==> flow/design.v <==
module axi_master_write #(
    parameter AXI_ID_WD   = 2,
    parameter AXI_DATA_WD = 32,
    parameter AXI_ADDR_WD = 32,
    parameter AXI_STRB_WD = 4
)(
    input                      M_AXI_ACLK,
    input                      M_AXI_ARESETN,    
    input                      w_cmd_valid,
    input  [AXI_ADDR_WD-1 : 0] w_cmd_addr,
    input  [AXI_ID_WD-1   : 0] w_cmd_id,
    input  [1 : 0]             w_cmd_burst,
    input  [2 : 0]             w_cmd_size,
    input  [AXI_ADDR_WD-1 : 0] w_cmd_len,
    output                     w_cmd_ready,
    output                     w_cmd_abort,
    output [AXI_ADDR_WD-1 : 0] M_AXI_AWADDR,
    output [AXI_ID_WD-1   : 0] M_AXI_AWID,
    output [1 : 0]             M_AXI_AWBURST,
    output [2 : 0]             M_AXI_AWSIZE,
    output [7 : 0]             M_AXI_AWLEN,
    output                     M_AXI_AWVALID,
    input                      M_AXI_AWREADY,
    output [AXI_DATA_WD-1 : 0] M_AXI_WDATA,
    output                     M_AXI_WLAST,
    output [AXI_STRB_WD-1 : 0] M_AXI_WSTRB,
    output                     M_AXI_WVALID,
    input                      M_AXI_WREADY,
    input  [AXI_ID_WD-1   : 0] M_AXI_BID,
    input  [1 : 0]             M_AXI_BRESP,
    input                      M_AXI_BVALID,
    output                     M_AXI_BREADY
);
localparam IW = AXI_ID_WD,
           DW = AXI_DATA_WD,
           AW = AXI_ADDR_WD,
           SW = AXI_STRB_WD;
localparam FIXED     = 2'b00,
           INCREMENT = 2'b01,
           WRAP      = 2'b10;
localparam ADDRLSB           = $clog2(DW) - 3;
localparam T_LGMAXBURST      = $clog2((4096 << 3) / DW);
localparam LGMAXBURST        = (T_LGMAXBURST < 8) ? T_LGMAXBURST : 8;
localparam LGMAX_FIXED_BURST = (T_LGMAXBURST < 4) ? T_LGMAXBURST : 4;
localparam AWT               = AW - ADDRLSB;
reg w_busy;
reg w_complete_combo;
reg pre_start;
reg start_burst_combo;
reg phantom_start;
reg [AW-1  : 0] awaddr;
reg [IW-1  : 0] awid;
reg [AWT-1 : 0] awlent;
reg [1 : 0]     awburst;
reg [2 : 0]     awsize;
reg aw_incr_burst;
reg aw_full_incr_burst;
reg aw_full_fixed_burst;
reg aw_needs_alignment;
reg            axi_awvalid;
reg [IW-1 : 0] axi_awid;
reg [AW-1 : 0] axi_awaddr;
reg [1 : 0]    axi_awburst;
reg [7 : 0]    axi_awlen;
reg [2 : 0]    axi_awsize;
reg [DW-1 : 0] axi_wdata;
reg [SW-1 : 0] axi_wstrb;
reg            axi_wlast;
reg            axi_wvalid;
reg            axi_bready;
reg [AWT-1 : 0] aw_requests_remaining;
reg [AWT-1 : 0] aw_next_remaining_combo;
reg aw_next_full_incr_burst_remaining_combo;
reg aw_none_incr_burst_remaining;
reg aw_none_incr_burst_remaining_combo;
reg aw_next_full_fixed_burst_remaining_combo;
reg aw_none_fixed_burst_remaining;
reg aw_none_fixed_burst_remaining_combo;
reg [LGMAXBURST-1 : 0] addr_align_combo;
reg [LGMAXBURST   : 0] initial_burst_len_combo;
reg [LGMAXBURST   : 0] wr_max_burst;
reg [LGMAXBURST   : 0] wr_beats_cnt;
reg axi_abort_pending;
wire w_fire     = w_cmd_valid   && w_cmd_ready;
wire awfire     = M_AXI_AWVALID && M_AXI_AWREADY;
wire wfire      = M_AXI_WVALID  && M_AXI_WREADY;
wire bfire      = M_AXI_BVALID  && M_AXI_BREADY;
wire last_wfire = M_AXI_WLAST   && wfire;
wire aw_pending = M_AXI_AWVALID && !M_AXI_AWREADY;
wire w_pending  = M_AXI_WVALID  && !M_AXI_WREADY;
always @(posedge M_AXI_ACLK) begin
    if (!M_AXI_ARESETN) begin
        w_busy <= 1'b0;
    end
    else if (w_fire) begin
        w_busy <= 1'b1;
    end
    else if (w_complete_combo) begin
        w_busy <= 1'b0;
    end
end
always @(posedge M_AXI_ACLK) begin
    if (!w_busy) begin
        pre_start <= 1'b1;
    end
    else begin
        pre_start <= 1'b0;
    end
end
always @(*) begin
    start_burst_combo = !(aw_incr_burst ? aw_none_incr_burst_remaining : aw_none_fixed_burst_remaining);
    if (!w_busy || axi_abort_pending) begin
        start_burst_combo = 1'b0;
    end
    if (axi_awvalid || pre_start) begin
        start_burst_combo = 1'b0;
    end
    if (M_AXI_WVALID && !(M_AXI_WLAST && M_AXI_WREADY)) begin
        start_burst_combo = 1'b0;
    end
end
always @(posedge M_AXI_ACLK) begin
    if (!w_busy) begin
        phantom_start <= 1'b0;
    end
    else begin
        phantom_start <= start_burst_combo;
    end
end
always @(posedge M_AXI_ACLK) begin
    if (!M_AXI_ARESETN) begin
        axi_awvalid <= 1'b0;
    end
    else if (!aw_pending) begin
        axi_awvalid <= start_burst_combo;
    end
end
always @(*) begin
    if (!w_busy) begin
        w_complete_combo = 1'b0;
    end
    else begin
        w_complete_combo = last_wfire && (aw_incr_burst ? aw_none_incr_burst_remaining : aw_none_fixed_burst_remaining);
        if (axi_abort_pending && !axi_wvalid && !axi_awvalid) begin
            w_complete_combo = 1'b1;
        end
    end
end
always @(posedge M_AXI_ACLK) begin
    if (!w_busy) begin
        axi_abort_pending <= 1'b0;
    end
    else if (bfire && M_AXI_BRESP[1]) begin
        axi_abort_pending <= 1'b1;
    end
end
always @(posedge M_AXI_ACLK) begin
    if (!M_AXI_ARESETN) begin
        awburst <= INCREMENT;
        awsize  <= 'b0;
        awlent  <= 'b0;
        awid    <= 'b0;
        awaddr  <= 'b0;
        aw_incr_burst       <= 1'b1;
        aw_full_incr_burst  <= 1'b0;
        aw_full_fixed_burst <= 1'b0; 
    end
    else if (!w_busy) begin 
        awburst <= w_cmd_burst;
        awsize  <= w_cmd_size;
        awlent  <= w_cmd_len[AW-1 : ADDRLSB];
        awid    <= w_cmd_id;
        awaddr  <= w_cmd_addr;
        aw_incr_burst       <= (w_cmd_burst == INCREMENT);
        aw_full_incr_burst  <= |w_cmd_len[AW-1 : (ADDRLSB+LGMAXBURST)];
        aw_full_fixed_burst <= |w_cmd_len[AW-1 : (ADDRLSB+LGMAX_FIXED_BURST)];
    end
end
always @(posedge M_AXI_ACLK) begin
    if (!aw_pending) begin
        axi_awburst <= awburst;
        axi_awid    <= awid;
        axi_awsize  <= awsize;
    end
end
wire [LGMAXBURST : 0] aw_align_sum = {1'b0, w_cmd_addr[(ADDRLSB+LGMAXBURST-1) : ADDRLSB]} + {1'b0, w_cmd_len[(ADDRLSB+LGMAXBURST-1) : ADDRLSB]};
always @(posedge M_AXI_ACLK) begin
    if (!w_busy) begin
        aw_needs_alignment <= 1'b0;
        if (|w_cmd_addr[(ADDRLSB+LGMAXBURST-1) : ADDRLSB]) begin
            if (|w_cmd_len[AW-1 : (LGMAXBURST+ADDRLSB)]) begin
                aw_needs_alignment <= 1'b1;
            end
            else if (aw_align_sum[LGMAXBURST]) begin
                aw_needs_alignment <= 1'b1;
            end
        end
    end
end
always @(*) begin
    addr_align_combo        = 1'b1 + (~awaddr[(ADDRLSB+LGMAXBURST-1) : ADDRLSB]);
    initial_burst_len_combo = (1 << LGMAXBURST);
    if (!aw_incr_burst) begin
        initial_burst_len_combo = (1 << LGMAX_FIXED_BURST);
        if (!aw_full_fixed_burst) begin
            initial_burst_len_combo = {1'b0, awlent[LGMAXBURST-1 : 0]};
        end
    end
    else if (aw_needs_alignment) begin
        initial_burst_len_combo = {1'b0, addr_align_combo};
    end
    else if (!aw_full_incr_burst) begin
        initial_burst_len_combo = {1'b0, awlent[LGMAXBURST-1 : 0]};
    end
end
always @(posedge M_AXI_ACLK) begin
    if (pre_start) begin
        wr_max_burst <= initial_burst_len_combo;
    end
    else if (phantom_start) begin
        if (aw_incr_burst) begin
            if (!aw_next_full_incr_burst_remaining_combo) begin
                wr_max_burst <= {1'b0, aw_next_remaining_combo[7 : 0]};
            end
            else begin
                wr_max_burst <= (1 << LGMAXBURST);
            end
        end
        else begin
            if (!aw_next_full_fixed_burst_remaining_combo) begin
                wr_max_burst <= {4'b0, aw_next_remaining_combo[3 : 0]};
            end
            else begin
                wr_max_burst <= (1 << LGMAX_FIXED_BURST);
            end
        end
    end
end
always @(posedge M_AXI_ACLK) begin
    if (!aw_pending) begin
        axi_awlen <= wr_max_burst - 1'b1;
    end
end
always @(posedge M_AXI_ACLK) begin
    if (pre_start) begin
        aw_requests_remaining         <= awlent;
        aw_none_incr_burst_remaining  <= 1'b0;
        aw_none_fixed_burst_remaining <= 1'b0;
    end
    else if (phantom_start) begin
        aw_requests_remaining         <= aw_next_remaining_combo;
        aw_none_incr_burst_remaining  <= aw_none_incr_burst_remaining_combo;
        aw_none_fixed_burst_remaining <= aw_none_fixed_burst_remaining_combo;
    end
    else if (axi_abort_pending) begin
        aw_requests_remaining         <= 'b0;
        aw_none_incr_burst_remaining  <= 1'b1;
        aw_none_fixed_burst_remaining <= 1'b1;
    end
end
always @(*) begin
    aw_next_remaining_combo                  = aw_requests_remaining - ({(LGMAXBURST+1){phantom_start}} & wr_max_burst);
    aw_next_full_incr_burst_remaining_combo  = |aw_next_remaining_combo[AWT-1 : LGMAXBURST];
    aw_next_full_fixed_burst_remaining_combo = |aw_next_remaining_combo[AWT-1 : LGMAX_FIXED_BURST];
    aw_none_incr_burst_remaining_combo       = !aw_next_full_incr_burst_remaining_combo && !(|aw_next_remaining_combo[LGMAXBURST-1 : 0]);
    aw_none_fixed_burst_remaining_combo      = !aw_next_full_fixed_burst_remaining_combo && !(|aw_next_remaining_combo[LGMAX_FIXED_BURST-1 : 0]);
end
always @(posedge M_AXI_ACLK) begin
    if (!w_busy) begin
        axi_awaddr <= w_cmd_addr;
    end
    else if (awfire) begin
        axi_awaddr[ADDRLSB-1 : 0] <= 'b0;
        if (aw_incr_burst) begin
            axi_awaddr[AW-1 : ADDRLSB] <=axi_awaddr[AW-1 : ADDRLSB] + axi_awlen + 1'b1;
        end
    end
end
always @(posedge M_AXI_ACLK) begin
    if (!M_AXI_ARESETN) begin
        axi_wvalid <= 1'b0;
    end
    else if (!w_pending) begin
        if (last_wfire) begin
            axi_wvalid <= 1'b0;
        end
        if (start_burst_combo) begin
            axi_wvalid <= 1'b1;
        end
    end
end
always @(posedge M_AXI_ACLK) begin
    if (!M_AXI_ARESETN) begin
        wr_beats_cnt  <= 'b0;
    end
    else begin
        case ({phantom_start,  wfire})
            2'b00: begin end
            2'b01: begin
                wr_beats_cnt  <= wr_beats_cnt - 1'b1;
            end
            2'b10: begin
                wr_beats_cnt  <= wr_beats_cnt + wr_max_burst;
            end
            2'b11: begin
                wr_beats_cnt  <= wr_beats_cnt + M_AXI_AWLEN;
            end
        endcase
    end
end
always @(posedge M_AXI_ACLK) begin
    if (!M_AXI_ARESETN) begin
        axi_wdata <= 'b0;
    end
    else if (wfire) begin
        axi_wdata <= axi_wdata + 1'b1;
        if (M_AXI_WLAST) begin
            axi_wdata <= 'b0;
        end
    end
end
always @(posedge M_AXI_ACLK) begin
    if (!w_busy) begin
        axi_wlast <= (awlent == 'b1);
    end
    else if (!w_pending) begin
        if (start_burst_combo) begin
            axi_wlast <= (wr_max_burst == 'b1);
        end
        else if (phantom_start) begin
            axi_wlast <= (M_AXI_AWLEN == 'b1);
        end
        else begin
            axi_wlast <= (wr_beats_cnt == 2);
        end
    end
end
always @(posedge M_AXI_ACLK) begin
    if (!w_pending) begin
        axi_wstrb <= axi_abort_pending ? 'b0 : {SW{1'b1}};
    end
end 
always @(posedge M_AXI_ACLK) begin
    if (!M_AXI_ARESETN) begin
        axi_bready <= 1'b0;
    end 
    else if (last_wfire) begin
        axi_bready <= 1'b1;
    end
    else if (bfire) begin
        axi_bready <= 1'b0;
    end
end
assign w_cmd_ready   = !w_busy && !axi_abort_pending;
assign w_cmd_abort   = axi_abort_pending;
assign M_AXI_AWVALID = axi_awvalid;
assign M_AXI_AWADDR  = axi_awaddr;
assign M_AXI_AWID    = axi_awid;
assign M_AXI_AWBURST = axi_awburst;
assign M_AXI_AWSIZE  = axi_awsize;
assign M_AXI_AWLEN   = axi_awlen;
assign M_AXI_WVALID  = axi_wvalid;
assign M_AXI_WDATA   = axi_wdata;
assign M_AXI_WSTRB   = axi_wstrb;
assign M_AXI_WLAST   = axi_wlast;
assign M_AXI_BREADY  = axi_bready;
endmodule
module axi_master_read #(
    parameter AXI_ID_WD   = 2,
    parameter AXI_DATA_WD = 32,
    parameter AXI_ADDR_WD = 32,
    parameter AXI_STRB_WD = 4
)(
    input                      M_AXI_ACLK,
    input                      M_AXI_ARESETN,    
    input                      r_cmd_valid,
    input  [AXI_ADDR_WD-1 : 0] r_cmd_addr,
    input  [AXI_ID_WD-1   : 0] r_cmd_id,
    input  [1 : 0]             r_cmd_burst,
    input  [2 : 0]             r_cmd_size,
    input  [AXI_ADDR_WD-1 : 0] r_cmd_len,
    output                     r_cmd_ready,
    output                     r_cmd_abort,
    output [AXI_ADDR_WD-1 : 0] M_AXI_ARADDR,
    output [AXI_ID_WD-1   : 0] M_AXI_ARID,
    output [1 : 0]             M_AXI_ARBURST,
    output [2 : 0]             M_AXI_ARSIZE,
    output [7 : 0]             M_AXI_ARLEN,
    output                     M_AXI_ARVALID,
    input                      M_AXI_ARREADY,
    input  [AXI_DATA_WD-1 : 0] M_AXI_RDATA,
    input                      M_AXI_RLAST,
    input  [AXI_ID_WD-1   : 0] M_AXI_RID,
    input  [1 : 0]             M_AXI_RRESP,
    input                      M_AXI_RVALID,
    output                     M_AXI_RREADY
);
localparam IW = AXI_ID_WD,
           DW = AXI_DATA_WD,
           AW = AXI_ADDR_WD,
           SW = AXI_STRB_WD;
localparam FIXED     = 2'b00,
           INCREMENT = 2'b01,
           WRAP      = 2'b10;
localparam ADDRLSB           = $clog2(DW) - 3;
localparam T_LGMAXBURST      = $clog2((4096 << 3) / DW);
localparam LGMAXBURST        = (T_LGMAXBURST < 8) ? T_LGMAXBURST : 8;
localparam LGMAX_FIXED_BURST = (T_LGMAXBURST < 4) ? T_LGMAXBURST : 4;
localparam AWT               = AW - ADDRLSB;
reg r_busy;
reg r_complete_combo;
reg pre_start;
reg start_burst_combo;
reg phantom_start;
reg [AW-1  : 0] araddr;
reg [IW-1  : 0] arid;
reg [AWT-1 : 0] arlent;
reg [1 : 0]     arburst;
reg [2 : 0]     arsize;
reg ar_incr_burst;
reg ar_full_incr_burst;
reg ar_full_fixed_burst;
reg ar_needs_alignment;
reg            axi_arvalid;
reg [IW-1 : 0] axi_arid;
reg [AW-1 : 0] axi_araddr;
reg [1 : 0]    axi_arburst;
reg [7 : 0]    axi_arlen;
reg [2 : 0]    axi_arsize;
reg            axi_rready;
reg [AWT-1 : 0] ar_requests_remaining;
reg [AWT-1 : 0] ar_next_remaining_combo;
reg ar_next_full_incr_burst_remaining_combo;
reg ar_none_incr_burst_remaining;
reg ar_none_incr_burst_remaining_combo;
reg ar_next_full_fixed_burst_remaining_combo;
reg ar_none_fixed_burst_remaining;
reg ar_none_fixed_burst_remaining_combo;
reg [LGMAXBURST-1 : 0] addr_align_combo;
reg [LGMAXBURST   : 0] initial_burst_len_combo;
reg [LGMAXBURST   : 0] rd_max_burst;
reg [9 : 0] ar_burst_outstanding;
reg         ar_last_outstanding;
reg axi_abort_pending;
wire r_fire     = r_cmd_valid   && r_cmd_ready;
wire arfire     = M_AXI_ARVALID && M_AXI_ARREADY;
wire rfire      = M_AXI_RVALID  && M_AXI_RREADY;
wire last_rfire = M_AXI_RLAST   && rfire;
wire ar_pending = M_AXI_ARVALID && !M_AXI_ARREADY;
always @(posedge M_AXI_ACLK) begin
    if (!M_AXI_ARESETN) begin
        r_busy <= 1'b0;
    end
    else if (r_fire) begin
        r_busy <= 1'b1;
    end
    else if (r_complete_combo) begin
        r_busy <= 1'b0;
    end
end
always @(posedge M_AXI_ACLK) begin
    if (!r_busy) begin
        pre_start <= 1'b1;
    end
    else begin
        pre_start <= 1'b0;
    end
end
always @(*) begin
    start_burst_combo = !(ar_incr_burst ? ar_none_incr_burst_remaining : ar_none_fixed_burst_remaining);
    if (!r_busy || axi_abort_pending) begin
        start_burst_combo = 1'b0;
    end
    if (axi_arvalid || pre_start) begin
        start_burst_combo = 1'b0;
    end
end
always @(posedge M_AXI_ACLK) begin
    if (!r_busy) begin
        phantom_start <= 1'b0;
    end
    else begin
        phantom_start <= start_burst_combo;
    end
end
always @(posedge M_AXI_ACLK) begin
    if (!M_AXI_ARESETN) begin
        axi_arvalid <= 1'b0;
    end
    else if (!ar_pending) begin
        axi_arvalid <= start_burst_combo;
    end
end
always @(*) begin
    if (!r_busy) begin
        r_complete_combo = 1'b0;
    end
    else begin
        r_complete_combo = !pre_start && !phantom_start
                        && (ar_incr_burst ? ar_none_incr_burst_remaining : ar_none_fixed_burst_remaining)
                        && ((ar_burst_outstanding == 'b0) || (last_rfire && ar_last_outstanding));
    end
end
always @(posedge M_AXI_ACLK) begin
    if (!M_AXI_ARESETN) begin
        ar_burst_outstanding <= 'b0;
        ar_last_outstanding  <= 1'b0;
    end
    else begin
        if (phantom_start && !last_rfire) begin
            ar_burst_outstanding <= ar_burst_outstanding + 1'b1;
            ar_last_outstanding  <= (ar_burst_outstanding == 1'b0);
        end
        if (last_rfire && !phantom_start) begin
            ar_burst_outstanding <= ar_burst_outstanding - 1'b1;
            ar_last_outstanding  <= (ar_burst_outstanding == 'd2);
        end
    end
end
always @(posedge M_AXI_ACLK) begin
    if (!r_busy) begin
        axi_abort_pending <= 1'b0;
    end
    else if (rfire && M_AXI_RRESP[1]) begin
        axi_abort_pending <= 1'b1;
    end
end
always @(posedge M_AXI_ACLK) begin
    if (!M_AXI_ARESETN) begin
        arburst <= INCREMENT;
        arsize  <= 'b0;
        arlent  <= 'b0;
        arid    <= 'b0;
        araddr  <= 'b0;
        ar_incr_burst       <= 1'b1;
        ar_full_incr_burst  <= 1'b0;
        ar_full_fixed_burst <= 1'b0; 
    end
    else if (!r_busy) begin 
        arburst <= r_cmd_burst;
        arsize  <= r_cmd_size;
        arlent  <= r_cmd_len[AW-1 : ADDRLSB];
        arid    <= r_cmd_id;
        araddr  <= r_cmd_addr;
        ar_incr_burst       <= (r_cmd_burst == INCREMENT);
        ar_full_incr_burst  <= |r_cmd_len[AW-1 : (ADDRLSB+LGMAXBURST)];
        ar_full_fixed_burst <= |r_cmd_len[AW-1 : (ADDRLSB+LGMAX_FIXED_BURST)];
    end
end
always @(posedge M_AXI_ACLK) begin
    if (!ar_pending) begin
        axi_arburst <= arburst;
        axi_arid    <= arid;
        axi_arsize  <= arsize;
    end
end
wire [LGMAXBURST : 0] ar_align_sum = {1'b0, r_cmd_addr[(ADDRLSB+LGMAXBURST-1) : ADDRLSB]} + {1'b0, r_cmd_len[(ADDRLSB+LGMAXBURST-1) : ADDRLSB]};
always @(posedge M_AXI_ACLK) begin
    if (!r_busy) begin
        ar_needs_alignment <= 1'b0;
        if (|r_cmd_addr[(ADDRLSB+LGMAXBURST-1) : ADDRLSB]) begin
            if (|r_cmd_len[AW-1 : (LGMAXBURST+ADDRLSB)]) begin
                ar_needs_alignment <= 1'b1;
            end
            else if (ar_align_sum[LGMAXBURST]) begin
                ar_needs_alignment <= 1'b1;
            end
        end
    end
end
always @(*) begin
    addr_align_combo        = 1'b1 + (~araddr[(ADDRLSB+LGMAXBURST-1) : ADDRLSB]);
    initial_burst_len_combo = (1 << LGMAXBURST);
    if (!ar_incr_burst) begin
        initial_burst_len_combo = (1 << LGMAX_FIXED_BURST);
        if (!ar_full_fixed_burst) begin
            initial_burst_len_combo = {1'b0, arlent[LGMAXBURST-1 : 0]};
        end
    end
    else if (ar_needs_alignment) begin
        initial_burst_len_combo = {1'b0, addr_align_combo};
    end
    else if (!ar_full_incr_burst) begin
        initial_burst_len_combo = {1'b0, arlent[LGMAXBURST-1 : 0]};
    end
end
always @(posedge M_AXI_ACLK) begin
    if (pre_start) begin
        rd_max_burst <= initial_burst_len_combo;
    end
    else if (phantom_start) begin
        if (ar_incr_burst) begin
            if (!ar_next_full_incr_burst_remaining_combo) begin
                rd_max_burst <= {1'b0, ar_next_remaining_combo[7 : 0]};
            end
            else begin
                rd_max_burst <= (1 << LGMAXBURST);
            end
        end
        else begin
            if (!ar_next_full_fixed_burst_remaining_combo) begin
                rd_max_burst <= {4'b0, ar_next_remaining_combo[3 : 0]};
            end
            else begin
                rd_max_burst <= (1 << LGMAX_FIXED_BURST);
            end
        end
    end
end
always @(posedge M_AXI_ACLK) begin
    if (!ar_pending) begin
        axi_arlen <= rd_max_burst - 1'b1;
    end
end
always @(posedge M_AXI_ACLK) begin
    if (pre_start) begin
        ar_requests_remaining         <= arlent;
        ar_none_incr_burst_remaining  <= 1'b0;
        ar_none_fixed_burst_remaining <= 1'b0;
    end
    else if (phantom_start) begin
        ar_requests_remaining         <= ar_next_remaining_combo;
        ar_none_incr_burst_remaining  <= ar_none_incr_burst_remaining_combo;
        ar_none_fixed_burst_remaining <= ar_none_fixed_burst_remaining_combo;
    end
    else if (axi_abort_pending) begin
        ar_requests_remaining         <= 'b0;
        ar_none_incr_burst_remaining  <= 1'b1;
        ar_none_fixed_burst_remaining <= 1'b1;
    end
end
always @(*) begin
    ar_next_remaining_combo                  = ar_requests_remaining - ({(LGMAXBURST+1){phantom_start}} & rd_max_burst);
    ar_next_full_incr_burst_remaining_combo  = |ar_next_remaining_combo[AWT-1 : LGMAXBURST];
    ar_next_full_fixed_burst_remaining_combo = |ar_next_remaining_combo[AWT-1 : LGMAX_FIXED_BURST];
    ar_none_incr_burst_remaining_combo       = !ar_next_full_incr_burst_remaining_combo && !(|ar_next_remaining_combo[LGMAXBURST-1 : 0]);
    ar_none_fixed_burst_remaining_combo      = !ar_next_full_fixed_burst_remaining_combo && !(|ar_next_remaining_combo[LGMAX_FIXED_BURST-1 : 0]);
end
always @(posedge M_AXI_ACLK) begin
    if (!r_busy) begin
        axi_araddr <= r_cmd_addr;
    end
    else if (arfire) begin
        axi_araddr[ADDRLSB-1 : 0] <= 'b0;
        if (ar_incr_burst) begin
            axi_araddr[AW-1 : ADDRLSB] <=axi_araddr[AW-1 : ADDRLSB] + axi_arlen + 1'b1;
        end
    end
end
always @(posedge M_AXI_ACLK) begin
    if (!M_AXI_ARESETN) begin
        axi_rready <= 1'b0;
    end 
    else if (arfire) begin
        axi_rready <= 1'b1;
    end
    else if (r_complete_combo) begin
        axi_rready <= 1'b0;
    end
end
assign r_cmd_ready   = !r_busy && !axi_abort_pending;
assign r_cmd_abort   = axi_abort_pending;
assign M_AXI_ARVALID = axi_arvalid;
assign M_AXI_ARADDR  = axi_araddr;
assign M_AXI_ARID    = axi_arid;
assign M_AXI_ARBURST = axi_arburst;
assign M_AXI_ARSIZE  = axi_arsize;
assign M_AXI_ARLEN   = axi_arlen;
assign M_AXI_RREADY  = axi_rready;
endmodule
module DMAC #(
    parameter AXI_ID_WD   = 2,
    parameter AXI_DATA_WD = 32,
    parameter AXI_ADDR_WD = 32,
    parameter AXI_STRB_WD = 4
)(
    input                      AXI_ACLK,
    input                      AXI_ARESETN,    
    input                      cmd_valid,
    input  [AXI_ADDR_WD-1 : 0] cmd_addr,
    input  [AXI_ID_WD-1   : 0] cmd_id,
    input  [1 : 0]             cmd_burst,
    input  [2 : 0]             cmd_size,
    input  [AXI_ADDR_WD-1 : 0] cmd_len,
    output                     cmd_ready,
    output                     cmd_abort,
    output [AXI_ADDR_WD-1 : 0] AXI_AWADDR,
    output [AXI_ID_WD-1   : 0] AXI_AWID,
    output [1 : 0]             AXI_AWBURST,
    output [2 : 0]             AXI_AWSIZE,
    output [7 : 0]             AXI_AWLEN,
    output                     AXI_AWVALID,
    input                      AXI_AWREADY,
    output [AXI_DATA_WD-1 : 0] AXI_WDATA,
    output [AXI_STRB_WD-1 : 0] AXI_WSTRB,
    output                     AXI_WLAST,
    output                     AXI_WVALID,
    input                      AXI_WREADY,
    input  [AXI_ID_WD-1   : 0] AXI_BID,
    input  [1 : 0]             AXI_BRESP,
    input                      AXI_BVALID,
    output                     AXI_BREADY,
    output [AXI_ADDR_WD-1 : 0] AXI_ARADDR,
    output [AXI_ID_WD-1   : 0] AXI_ARID,
    output [1 : 0]             AXI_ARBURST,
    output [2 : 0]             AXI_ARSIZE,
    output [7 : 0]             AXI_ARLEN,
    output                     AXI_ARVALID,
    input                      AXI_ARREADY,
    input  [AXI_DATA_WD-1 : 0] AXI_RDATA,
    input                      AXI_RLAST,
    input  [AXI_ID_WD-1   : 0] AXI_RID,
    input  [1 : 0]             AXI_RRESP,
    input                      AXI_RVALID,
    output                     AXI_RREADY
);
wire w_cmd_ready, r_cmd_ready;
wire w_cmd_abort, r_cmd_abort;
assign cmd_ready = w_cmd_ready && r_cmd_ready;
assign cmd_abort = w_cmd_abort || r_cmd_abort;
wire cmd_valid_both = cmd_valid && cmd_ready;
axi_master_write #(
    .AXI_ID_WD(AXI_ID_WD),
    .AXI_DATA_WD(AXI_DATA_WD),
    .AXI_ADDR_WD(AXI_ADDR_WD),
    .AXI_STRB_WD(AXI_STRB_WD)
) axi_master_write(
    .M_AXI_ACLK(AXI_ACLK),
    .M_AXI_ARESETN(AXI_ARESETN),    
    .w_cmd_valid(cmd_valid_both),
    .w_cmd_addr(cmd_addr),
    .w_cmd_id(cmd_id),
    .w_cmd_burst(cmd_burst),
    .w_cmd_size(cmd_size),
    .w_cmd_len(cmd_len),
    .w_cmd_ready(w_cmd_ready),
    .w_cmd_abort(w_cmd_abort),
    .M_AXI_AWADDR(AXI_AWADDR),
    .M_AXI_AWID(AXI_AWID),
    .M_AXI_AWBURST(AXI_AWBURST),
    .M_AXI_AWSIZE(AXI_AWSIZE),
    .M_AXI_AWLEN(AXI_AWLEN),
    .M_AXI_AWVALID(AXI_AWVALID),
    .M_AXI_AWREADY(AXI_AWREADY),
    .M_AXI_WDATA(AXI_WDATA),
    .M_AXI_WLAST(AXI_WLAST),
    .M_AXI_WSTRB(AXI_WSTRB),
    .M_AXI_WVALID(AXI_WVALID),
    .M_AXI_WREADY(AXI_WREADY),
    .M_AXI_BID(AXI_BID),
    .M_AXI_BRESP(AXI_BRESP),
    .M_AXI_BVALID(AXI_BVALID),
    .M_AXI_BREADY(AXI_BREADY)
);
axi_master_read #(
    .AXI_ID_WD(AXI_ID_WD),
    .AXI_DATA_WD(AXI_DATA_WD),
    .AXI_ADDR_WD(AXI_ADDR_WD),
    .AXI_STRB_WD(AXI_STRB_WD)
) axi_master_read(
    .M_AXI_ACLK(AXI_ACLK),
    .M_AXI_ARESETN(AXI_ARESETN),    
    .r_cmd_valid(cmd_valid_both),
    .r_cmd_addr(cmd_addr),
    .r_cmd_id(cmd_id),
    .r_cmd_burst(cmd_burst),
    .r_cmd_size(cmd_size),
    .r_cmd_len(cmd_len),
    .r_cmd_ready(r_cmd_ready),
    .r_cmd_abort(r_cmd_abort),
    .M_AXI_ARADDR(AXI_ARADDR),
    .M_AXI_ARID(AXI_ARID),
    .M_AXI_ARBURST(AXI_ARBURST),
    .M_AXI_ARSIZE(AXI_ARSIZE),
    .M_AXI_ARLEN(AXI_ARLEN),
    .M_AXI_ARVALID(AXI_ARVALID),
    .M_AXI_ARREADY(AXI_ARREADY),
    .M_AXI_RDATA(AXI_RDATA),
    .M_AXI_RLAST(AXI_RLAST),
    .M_AXI_RVALID(AXI_RVALID),
    .M_AXI_RREADY(AXI_RREADY),
    .M_AXI_RID(AXI_RID),
    .M_AXI_RRESP(AXI_RRESP)
);
endmodule
* Tool chain data of DMAC *
Each step is given for the RTL above and for the edited RTL.
Lines under "before" count in the file above, lines under "after" in the edited file.
"difference" is "after" less "before", of the values as shown; "relative change" is that difference over "before", in percent.
Cell names lack the library's common part.
Not given: -

design
  top module = DMAC
  clock = AXI_ACLK
  standard-cell library = sky130hd
  corner = tt_025C_1v80

* Diff *
Unified diff, file above to edited file.
The edit is scripted: it alters the design's behaviour and was not made to optimise anything.

begin of diff
@@ -356,5 +356,7 @@
 assign M_AXI_AWVALID = axi_awvalid;
 assign M_AXI_AWADDR  = axi_awaddr;
-assign M_AXI_AWID    = axi_awid;
+reg [AXI_ID_WD-1   : 0] M_AXI_AWID_p1;
+always @(posedge M_AXI_ACLK) M_AXI_AWID_p1 <= axi_awid;
+assign M_AXI_AWID = M_AXI_AWID_p1;
 assign M_AXI_AWBURST = axi_awburst;
 assign M_AXI_AWSIZE  = axi_awsize;
end of diff

* Elaborated design *
Source: Yosys, flattened and elaborated, memories not mapped. Widths are those after wreduce. Registers that Yosys merges into a memory's read port (data or address) are not register bits. Print and check cells do not count. Equal cells are merged and count once.

cells by class
  what                        before  after  difference  relative change (%)
  add/subtract/negate cells   17      17     0           0.00
  $mul                        0       0      0           -
  div/mod/pow operators       0       0      0           -
  order comparisons           0       0      0           -
  equal/unequal tests         14      14     0           0.00
  shift-type cells            0       0      0           -
  muxes and demuxes           75      75     0           0.00
  bitwise gates (word level)  5       5      0           0.00
  reduce/logical cells        90      90     0           0.00

operators with widths
  cell                                          before  after  difference  relative change (%)
  two-way mux 1 bit                             36      36     0           0.00
  logical AND 1 bit                             33      33     0           0.00
  zero test 1 bit                               23      23     0           0.00
  two-way mux 9 bit                             14      14     0           0.00
  two-way mux 30 bit                            12      12     0           0.00
  nonzero test 2 bit                            10      10     0           0.00
  logical OR 1 bit                              6       6      0           0.00
  inequality test 2 bit with constant B         5       5      0           0.00
  two-way mux 2 bit                             4       4      0           0.00
  AND reduction 2 bit                           3       3      0           0.00
  nonzero test 3 bit                            3       3      0           0.00
  OR reduction 22 bit                           3       3      0           0.00
  OR reduction 26 bit                           3       3      0           0.00
  OR reduction 8 bit                            3       3      0           0.00
  adder 1 x 8 -> 8 bit with constant A          2       2      0           0.00
  adder 30 x 1 -> 30 bit with constant B        2       2      0           0.00
  adder 30 x 8 -> 30 bit                        2       2      0           0.00
  bitwise AND 9 bit                             2       2      0           0.00
  equality test 2 x 1 -> 1 bit with constant B  2       2      0           0.00
  equality test 2 bit with constant B           2       2      0           0.00
  two-way mux 10 bit                            2       2      0           0.00
  two-way mux 5 bit                             2       2      0           0.00
  two-way mux 8 bit                             2       2      0           0.00
  inverter 8 bit                                2       2      0           0.00
  OR reduction 4 bit                            2       2      0           0.00
  subtractor 30 bit                             2       2      0           0.00
  subtractor 8 x 1 -> 8 bit with constant B     2       2      0           0.00
  adder 10 x 1 -> 10 bit with constant B        1       1      0           0.00

Not every row of either side is listed.

word-level totals
  what                             before  after  difference  relative change (%)
  register bits                    348     350    +2          +0.57
  latch bits                       0       0      0           -
  memory bits (writable)           0       0      0           -
  memory bits (read-only)          0       0      0           -
  clocked read ports x word width  0       0      0           -
  memory cells                     0       0      0           -
  bits of input ports              120     120    0           0.00
  output and inout port bits       138     138    0           0.00

* Depth *
Depth = most cells in a row (Yosys ltp): at word level without a register or memory, in the mapped netlist without a sequential cell, where the memories' decode and read muxes count.

depth
  what                           before  after  difference  relative change (%)
  depth in word-level cells      8       8      0           0.00
  ABC_AREA                       0       0      -           -
  mapped depth                   16      16     0           0.00
  gate-level depth less buffers  14      14     0           0.00

* Mapped cells and area *
The flow's flattened synthesis, as Yosys stat reports it; memories are mapped. The netlist is that of the ABC_AREA named above (0 if unset); the other value can give another one.

mapped netlist
  what                              before   after    difference  relative change (%)
  cell count                        1865     1867     +2          +0.11
  cell area after synthesis (um^2)  18158.7  18198.7  +40.0       +0.22
  sequential area (um^2)            8588.2   8628.3   +40.1       +0.47
  mapped flip-flops                 341      343      +2          +0.59
  buffers                           75       75       0           0.00

cells by type
  cell      before  after  difference  relative change (%)
  dfxtp_1   165     167    +2          +1.21
  clkbuf_1  60      58     -2          -3.33
  buf_1     12      14     +2          +16.67
  nand2_1   207     207    0           0.00
  edfxtp_1  176     176    0           0.00
  nor2_1    142     142    0           0.00
  o21ai_0   102     102    0           0.00
  nor2b_1   100     100    0           0.00
  a21oi_1   91      91     0           0.00
  mux2i_1   86      86     0           0.00
  xnor2_1   84      84     0           0.00
  xor2_1    83      83     0           0.00
  ha_1      64      64     0           0.00
  inv_1     61      61     0           0.00
  nand3_1   51      51     0           0.00
  nor3_1    38      38     0           0.00
  nor4_1    33      33     0           0.00
  a21boi_0  30      30     0           0.00

Not every row of either side is listed.
By module: a second synthesis without flattening, with its own total; a netlist apart from the flattened one above.

unflattened totals
  what                                 before   after    difference  relative change (%)
  cells (unflattened synthesis)        2026     1999     -27         -1.33
  area (unflattened synthesis) (um^2)  19303.5  19244.7  -58.8       -0.30

Rows give one instance, submodules left out.

by module, before
  module            instances  cells  area (um^2)  sequential area (um^2)
  axi_master_write  1          1105   10398.7      4634.4
  axi_master_read   1          918    8886.0       3953.8
  DMAC              1          3      18.8         0.0

by module, after
  module            instances  cells  area (um^2)  sequential area (um^2)
  axi_master_write  1          1078   10339.9      4674.5
  axi_master_read   1          918    8886.0       3953.8
  DMAC              1          3      18.8         0.0

* Worst setup path after synthesis *
Source: OpenSTA report_checks on the synthesized netlist (no wires, ideal clock, input and output delay 20% of the period each), path of least setup slack; recovery checks are left aside. Register names are those of the netlist, which keeps one name where synthesis merged equal registers.

timing after synthesis
  what                               before                                     after                                      difference  relative change (%)
  path kind                          input-to-reg                               input-to-reg                               -           -
  start point                        input AXI_WREADY                           input AXI_WREADY                           -           -
  end point                          register axi_master_write.wr_beats_cnt[8]  register axi_master_write.wr_beats_cnt[8]  -           -
  period (ns)                        6.5                                        6.5                                        0.0         0.00
  library setup time (ns)            0.115                                      0.115                                      0.000       -
  launch time at the first pin (ns)  1.300                                      1.300                                      0.000       0.00
  data arrival time (ns)             4.313                                      4.313                                      0.000       0.00
  required time (ns)                 6.385                                      6.385                                      0.000       0.00
  path slack (ns)                    2.072                                      2.072                                      0.000       -
  delay of the path (ns)             3.128                                      3.128                                      0.000       0.00
  stages on the path                 15                                         15                                         0           0.00
  path buffers                       2                                          2                                          0           0.00
  synthesis period reached (ns)      4.428                                      4.428                                      0.000       0.00

"delay of the path" = arrival - input delay + setup time.
"stages on the path": output pins that drive a net of the path, with the launching flip-flop's if there is one; two outputs of one cell count as two.
"synthesis period reached" = period - worst setup slack (recovery checks aside). The figure is calculated, with input and output delays left at 20% of the set period.
Between the ends stands the longest chain of elaborated cells between them, by number of cells; it is not shown to be the way that was timed. Of several equally long chains one is given.
Each line given opens the expression or statement behind the cell; cells for indexed reads and writes are added by Yosys, which also makes memories of some case tables.
At most two assigning lines are given for a register; there are more.

on the way, after synthesis, before
  path through = and2_1 -> clkbuf_1 -> clkbuf_1 -> o211ai_1 -> ha_1 -> fa_1 -> a21o_1 -> a21oi_1 -> nor2b_1 -> o21a_1 -> o41ai_1 -> a211oi_1 -> a311oi_1 -> xnor2_1 -> and2_1
  cells in the longest elaborated chain = 3
  elaborated cells on any way between the ends = 6
  classes of those cells = eq/ne (3); mux (1); reduce/logical (2)

ends and longest elaborated chain, after synthesis, before
  what                               RTL line  source
  start, declared                    698       input                      AXI_WREADY,
  logical AND 1 bit                  86        wire wfire      = M_AXI_WVALID  && M_AXI_WREADY;
  equality test 2 bit                297       case ({phantom_start,  wfire})
  parallel mux 9 bit (select 3 bit)  297
  end, assigned                      300       wr_beats_cnt  <= wr_beats_cnt - 1'b1;
  end, assigned                      303       wr_beats_cnt  <= wr_beats_cnt + wr_max_burst;
  end, declared                      82        reg [LGMAXBURST   : 0] wr_beats_cnt;

on the way, after synthesis, after
  path through = and2_1 -> clkbuf_1 -> clkbuf_1 -> o211ai_1 -> ha_1 -> fa_1 -> a21o_1 -> a21oi_1 -> nor2b_1 -> o21a_1 -> o41ai_1 -> a211oi_1 -> a311oi_1 -> xnor2_1 -> and2_1
  cells in the longest elaborated chain = 3
  elaborated cells on any way between the ends = 6
  classes of those cells = eq/ne (3); mux (1); reduce/logical (2)

ends and longest elaborated chain, after synthesis, after
  what                               RTL line  source
  start, declared                    700       input                      AXI_WREADY,
  logical AND 1 bit                  86        wire wfire      = M_AXI_WVALID  && M_AXI_WREADY;
  equality test 2 bit                297       case ({phantom_start,  wfire})
  parallel mux 9 bit (select 3 bit)  297
  end, assigned                      300       wr_beats_cnt  <= wr_beats_cnt - 1'b1;
  end, assigned                      303       wr_beats_cnt  <= wr_beats_cnt + wr_max_burst;
  end, declared                      82        reg [LGMAXBURST   : 0] wr_beats_cnt;

* Worst path after layout *
From the final timing report of the runs of set A: the path of least setup slack in the routed layout; clock arrival at registers is part of the times.

timing after layout
  what                               before                                     after                                      difference  relative change (%)
  path kind                          reg-to-reg                                 reg-to-reg                                 -           -
  start point                        register axi_master_write.phantom_start    register axi_master_write.phantom_start    -           -
  end point                          register axi_master_write.wr_max_burst[1]  register axi_master_write.wr_max_burst[2]  -           -
  period (ns)                        4.73                                       4.73                                       0.00        0.00
  library setup time (ns)            0.16                                       0.16                                       0.00        -
  launch time at the first pin (ns)  0.54                                       0.55                                       +0.01       +1.85
  data arrival time (ns)             4.53                                       4.52                                       -0.01       -0.22
  required time (ns)                 5.11                                       5.12                                       +0.01       +0.20
  path slack (ns)                    0.58                                       0.60                                       +0.02       -
  stages on the path                 14                                         12                                         -2          -14.29
  path buffers                       0                                          0                                          0           -

Between the ends stands the longest chain of elaborated cells between them, by number of cells; it is not shown to be the way that was timed. Of several equally long chains one is given.
At most two assigning lines are given for a register; there are more.
before: Ways into the end's enable are left out, as the timed path ends at the data pin.

on the way, after layout, before
  path through = dfxtp_1 -> inv_1 -> nor2_1 -> ha_1 -> fa_1 -> nand2b_1 -> a21oi_1 -> o21ai_0 -> nor2b_1 -> xnor2_1 -> nand4_1 -> a2111oi_4 -> o211ai_2 -> o22ai_1
  cells in the longest elaborated chain = 7
  elaborated cells on any way between the ends = 9
  classes of those cells = add/sub (1); mux (5); logic (1); reduce/logical (2)

ends and longest elaborated chain, after layout, before
  what                 RTL line  source
  start, declared      50        reg phantom_start;
  start, assigned      124       phantom_start <= 1'b0;
  start, assigned      127       phantom_start <= start_burst_combo;
  bitwise AND 9 bit    262       aw_next_remaining_combo                  = aw_requests_remaining - ({(LGMAXBURST+1){phantom_start}} & wr_max_b ...
  subtractor 30 bit    262
  OR reduction 26 bit  264       aw_next_full_fixed_burst_remaining_combo = |aw_next_remaining_combo[AWT-1 : LGMAX_FIXED_BURST];
  two-way mux 5 bit    230       if (!aw_next_full_fixed_burst_remaining_combo) begin
  two-way mux 9 bit    221       if (aw_incr_burst) begin
  two-way mux 9 bit    220       else if (phantom_start) begin
  two-way mux 9 bit    217       if (pre_start) begin
  end, assigned        218       wr_max_burst <= initial_burst_len_combo;
  end, assigned        223       wr_max_burst <= {1'b0, aw_next_remaining_combo[7 : 0]};
  end, declared        81        reg [LGMAXBURST   : 0] wr_max_burst;

after: Ways into the end's enable are left out, as the timed path ends at the data pin.

on the way, after layout, after
  path through = dfxtp_1 -> nand2_1 -> ha_1 -> or3_1 -> or4b_4 -> nor4_1 -> o211ai_1 -> xor2_1 -> o2111ai_1 -> a2111oi_4 -> o211ai_2 -> o22ai_1
  cells in the longest elaborated chain = 7
  elaborated cells on any way between the ends = 9
  classes of those cells = add/sub (1); mux (5); logic (1); reduce/logical (2)

ends and longest elaborated chain, after layout, after
  what                 RTL line  source
  start, declared      50        reg phantom_start;
  start, assigned      124       phantom_start <= 1'b0;
  start, assigned      127       phantom_start <= start_burst_combo;
  bitwise AND 9 bit    262       aw_next_remaining_combo                  = aw_requests_remaining - ({(LGMAXBURST+1){phantom_start}} & wr_max_b ...
  subtractor 30 bit    262
  OR reduction 26 bit  264       aw_next_full_fixed_burst_remaining_combo = |aw_next_remaining_combo[AWT-1 : LGMAX_FIXED_BURST];
  two-way mux 5 bit    230       if (!aw_next_full_fixed_burst_remaining_combo) begin
  two-way mux 9 bit    221       if (aw_incr_burst) begin
  two-way mux 9 bit    220       else if (phantom_start) begin
  two-way mux 9 bit    217       if (pre_start) begin
  end, assigned        218       wr_max_burst <= initial_burst_len_combo;
  end, assigned        223       wr_max_burst <= {1'b0, aw_next_remaining_combo[7 : 0]};
  end, declared        81        reg [LGMAXBURST   : 0] wr_max_burst;

* Layout results *
Runs of the flow (Yosys, OpenROAD) on both versions; the two runs of a pair have the same settings. The constraints put input and output delay at 20% of the set period each and load the outputs with 0.01 pF.

flow settings, set A
  CORE_UTILIZATION = 40
  period_ns = 4.73
  CAP_MARGIN = 20
  CORE_MARGIN = 2
  SLEW_MARGIN = 20

final reports, set A
  what                                       before   after    difference  relative change (%)
  netlist area reported by Yosys (um^2)      18158.7  18198.7  +40.0       +0.22
  area of the die (um^2)                     47117.2  47219.3  +102.1      +0.22
  standard-cell area after layout (um^2)     22201.3  22256.3  +55.0       +0.25
  utilization of the finished layout         0.492    0.493    +0.001      -
  worst setup slack after layout (ns)        0.584    0.597    +0.013      -
  total negative slack on setup checks (ns)  0.000    0.000    0.000       -
  worst hold slack in the final report (ns)  0.432    0.355    -0.077      -
  achieved clock period (ns)                 4.146    4.133    -0.013      -0.31

flow settings, set B
  CELL_PAD_IN_SITES_GLOBAL_PLACEMENT = 0
  CORE_MARGIN = 6
  CORE_UTILIZATION = 64
  CTS_CLUSTER_DIAMETER = 107
  CTS_CLUSTER_SIZE = 15
  GPL_TIMING_DRIVEN = 0
  MAX_ROUTING_LAYER = met4
  PLACE_DENSITY_LB_ADDON = 0.25
  SLEW_MARGIN = 5
  period_ns = 3.69
  CAP_MARGIN = 20

final reports, set B
  what                                       before   after    difference  relative change (%)
  netlist area reported by Yosys (um^2)      18158.7  18198.7  +40.0       +0.22
  area of the die (um^2)                     32558.6  32627.2  +68.6       +0.21
  standard-cell area after layout (um^2)     21976.1  22012.4  +36.3       +0.17
  utilization of the finished layout         0.789    0.79     +0.001      -
  worst setup slack after layout (ns)        0.075    0.108    +0.033      -
  total negative slack on setup checks (ns)  0.000    0.000    0.000       -
  worst hold slack in the final report (ns)  0.432    0.354    -0.078      -
  achieved clock period (ns)                 3.615    3.582    -0.033      -0.91

"achieved clock period" = clock period - worst setup slack. The figure is calculated, with input and output delays left at 20% of the set period.
